==> flow/design.v <==
module multiplier #(parameter width_p="inv")
  ( input      [width_p-1:0] a_i
  , input      [width_p-1:0] b_i
  , output [(2*width_p)-1:0] c_o
  );
  assign c_o = a_i * b_i;
endmodule
module chip_top
  ( input          clk_i
  , input          reset_i
  , input          v_i
  , input  [31:0]  a_i
  , input  [31:0]  b_i
  , output         v_o
  , output [63:0]  c_o
  );
  reg        v_r, v_o_r;
  reg [31:0] a_r, b_r;
  reg [63:0] c_r;
  wire [63:0] c_n;
  multiplier #(.width_p(32)) MULT
    (.a_i(a_r)
    ,.b_i(b_r)
    ,.c_o(c_n)
    );
  always @(posedge clk_i) begin
    if (reset_i) begin
      v_r   <= 1'b0;
      v_o_r <= 1'b0;
    end else begin
      v_r   <= v_i;
      v_o_r <= v_r;
    end
    a_r <= a_i;
    b_r <= b_i;
    c_r <= c_n;
  end
  assign v_o = v_o_r;
  assign c_o = c_r;
endmodule
# Step by step through the tools: chip_top
# Tool output for the design above, in the order of the flow.
# Lines are those of the file above, counted from 1.
# Operators: Yosys type, input widths -> output width; for muxes data width and select width s.
# Cell names lack the library's common part.
# Not given: n/a
# setup
top_module,chip_top
clock_port,clk_i
library,sky130hd
pvt_corner,tt_025C_1v80

# Word level
# Source: Yosys, flattened and elaborated, memories not mapped. Widths are those after wreduce; folded enables and synchronous resets count as part of the registers. Registers that Yosys merges into a memory's read port (data or address) are not register bits. Print and check cells do not count. Equal cells are merged and count once.
# word_totals
latch_bits,0
clocked_rd_ports_x_width,0
out_inout_bits,65
in_bits,67
n_memories,0
ram_bits,0
mem_bits_ro,0
reg_bits,130
# classes
n_reduce_logical,0
muxes,0
logic,0
compare,0
equal,0
add_sub_neg,0
mul,1
div,0
n_shift,0
# op_table
cell,n
$mul 32x32->64,1

# Depth
# Yosys ltp: most cells in a row. Word level: on the elaborated netlist, between registers, memories and ports. Mapped: between sequential cells and ports; inverters and the memories' decode and read muxes count.
# depth
ltp_word,1
abc_area,1
ltp_mapped,30
ltp_nobuf,29

# Mapped cells and area
# Yosys stat after the flow's synthesis: flattened, memories mapped to cells. It holds for the ABC_AREA given above (unset counts as 0); a run with the other value may have another netlist.
# by_type
cell,n,type_area_um2
fa_1,896,1.79E+04
inv_1,1728,6.49E+03
nand2_1,1568,5.89E+03
ha_1,263,3.29E+03
dfxtp_1,130,2.6E+03
clkbuf_1,192,720.691
nor2_1,84,315.302
nand3_1,62,310.298
xor2_1,32,280.269
a21oi_1,45,225.216
nand4_1,16,100.096
nor2_2,14,87.584
o21bai_1,11,82.579
nor3_1,12,60.058
nor2_4,5,56.304
nand2_2,7,43.792
nand3_2,4,40.038
nor3_2,4,40.038
# Other cell types: 5; their cells: 16.
# mapped
flip_flops,130
mapped_cells,5089
mapped_area_um2,38679.6

# Worst setup path after synthesis
# OpenSTA on the mapped netlist: ideal clock, no wires. The path of least setup slack (recovery checks aside). Input and output delay are each 20% of the period. Register names are those of the netlist, which keeps one name where synthesis merged equal registers.
# synth_timing
path_kind,reg2reg
startpoint,register a_r[25]
endpoint,register c_r[62]
t_first_pin_ns,0.000
t_arrival_ns,6.097
required_ns,7.388
path_slack_ns,1.290
setup_time_ns,0.112
driving_pins,26
delay_ns,6.209
n_path_buf,1
clock_period_ns,7.5
synth_period_reached_ns,6.21
# "delay_ns" is the arrival time less input delay plus setup time.
# "driving_pins": output pins that drive a net of the path, with the launching flip-flop's if there is one; two outputs of one cell count as two.
# "synth_period_reached_ns" = period - worst setup slack (recovery checks aside). The figure is calculated, with input and output delays left at 20% of the set period.
# The rows between start and end are the longest chain of elaborated cells between them; the timing report does not say that the signal goes this way. Where chains are equally long, one stands for them.
# Each line given opens the expression or statement behind the cell; cells for indexed reads and writes are added by Yosys, which also makes memories of some case tables.
# synth_via
cell_sequence,dfxtp_1 -> clkbuf_1 -> nand2_1 -> fa_1 -> inv_1 -> fa_1 -> inv_1 -> fa_1 -> inv_1 -> fa_1 -> fa_1 -> fa_1 -> fa_1 -> inv_1 -> fa_1 -> inv_1 -> ha_1 -> nand2_2 -> nor2_1 -> inv_2 -> nor2_4 -> nand2_1 -> nor3_1 -> nand2_1 -> nand3_1 -> nand2_1
elab_chain_len,1
cone_cells,1
lines_between,1
# synth_rtl
item,line,source
from (decl),18,"reg [31:0] a_r, b_r;"
from (assign),34,a_r <= a_i;
$mul 32x32->64,6,assign c_o = a_i * b_i;
to (assign),36,c_r <= c_n;
to (decl),19,reg [63:0] c_r;

# Path in the finished layout
# From the final timing report of stored run 1: the path of least setup slack in the routed layout; clock arrival at registers is part of the times.
# layout_timing
path_kind,reg2reg
startpoint,register b_r[6]
endpoint,register c_r[30]
t_first_pin_ns,0.58
path_slack_ns,0.91
t_arrival_ns,8.41
setup_time_ns,0.15
driving_pins,22
n_path_buf,1
required_ns,9.32
clock_period_ns,8.9
# The rows between start and end are the longest chain of elaborated cells between them; the timing report does not say that the signal goes this way. Where chains are equally long, one stands for them.
# layout_via
cell_sequence,dfxtp_1 -> buf_4 -> nand2_1 -> inv_1 -> fa_1 -> fa_1 -> fa_1 -> inv_1 -> fa_1 -> inv_1 -> fa_1 -> fa_1 -> fa_1 -> fa_1 -> ha_1 -> nand2_1 -> nor2_1 -> inv_1 -> nor2_1 -> a21oi_1 -> nand2_1 -> xor2_1
elab_chain_len,1
cone_cells,1
lines_between,1
# layout_rtl
item,line,source
from (decl),18,"reg [31:0] a_r, b_r;"
from (assign),35,b_r <= b_i;
$mul 32x32->64,6,assign c_o = a_i * b_i;
to (assign),36,c_r <= c_n;
to (decl),19,reg [63:0] c_r;

# Settings and measured results of 4 stored flow runs for module chip_top (sky130hd), not sorted in any way. The constraints put input and output delay at 20% of the set period each and load the outputs with 0.01 pF.
# By "timing.achieved_period_ns" is meant the clock period of the run minus its worst setup slack. This is arithmetic on one report: input and output delays are still those of the set period (20% each).
# "worst_path_ns" = time allowed to the worst setup path (clock period - input delay - output delay, where it has them) - its slack; a late launch clock adds to it, a late capture clock takes from it.
# Settings: . = not set for that run.
# Results: . = not shown.
run,ABC_AREA,CELL_PAD_IN_SITES_DETAIL_PLACEMENT,CELL_PAD_IN_SITES_GLOBAL_PLACEMENT,CORE_ASPECT_RATIO,CORE_UTILIZATION,CTS_CLUSTER_DIAMETER,GPL_ROUTABILITY_DRIVEN,MAX_ROUTING_LAYER,MIN_ROUTING_LAYER,PLACE_DENSITY_LB_ADDON,SETUP_SLACK_MARGIN,SLEW_MARGIN,TNS_END_PERCENT,period_ns,CAP_MARGIN,CORE_MARGIN,CTS_CLUSTER_SIZE,GPL_TIMING_DRIVEN,HOLD_SLACK_MARGIN,PLACE_DENSITY,final_stdcell_area_um2,timing.achieved_period_ns,ys_area_um2,ws_hold_ns,setup_worst_slack_ns,worst_path_ns,timing.worst_path_kind,finalUtil_pct,tns_setup_ns,design_die_area_um2
stored run 1,1,1,0,1.77,19,354,0,met5,met1,0.06,0.45,0,90,8.9,20,2,.,.,.,.,44342.5,7.991,38679.6,0.419,0.909,7.99,reg2reg,21.9,0.000,207351.0
stored run 2,.,1,.,.,64,233,.,met4,met2,.,.,0,65,7.5,10,9,71,0,0.29,0.36,.,.,.,.,.,.,.,.,.,.
stored run 3,0,.,1,.,40,391,.,met5,met2,.,0.34,20,.,7.5,20,9,84,.,0.14,.,43965.9,7.563,35870.7,0.439,-0.063,7.56,reg2reg,49.6,-0.088,100781.0
stored run 4,.,.,3,.,40,.,.,.,.,.,.,20,.,7.5,20,2,28,.,.,.,43437.9,7.490,35870.7,0.460,0.010,7.49,reg2reg,49.0,0.000,92088.0
# Stored run 2: no results, clock tree synthesis failed with DPL-0033
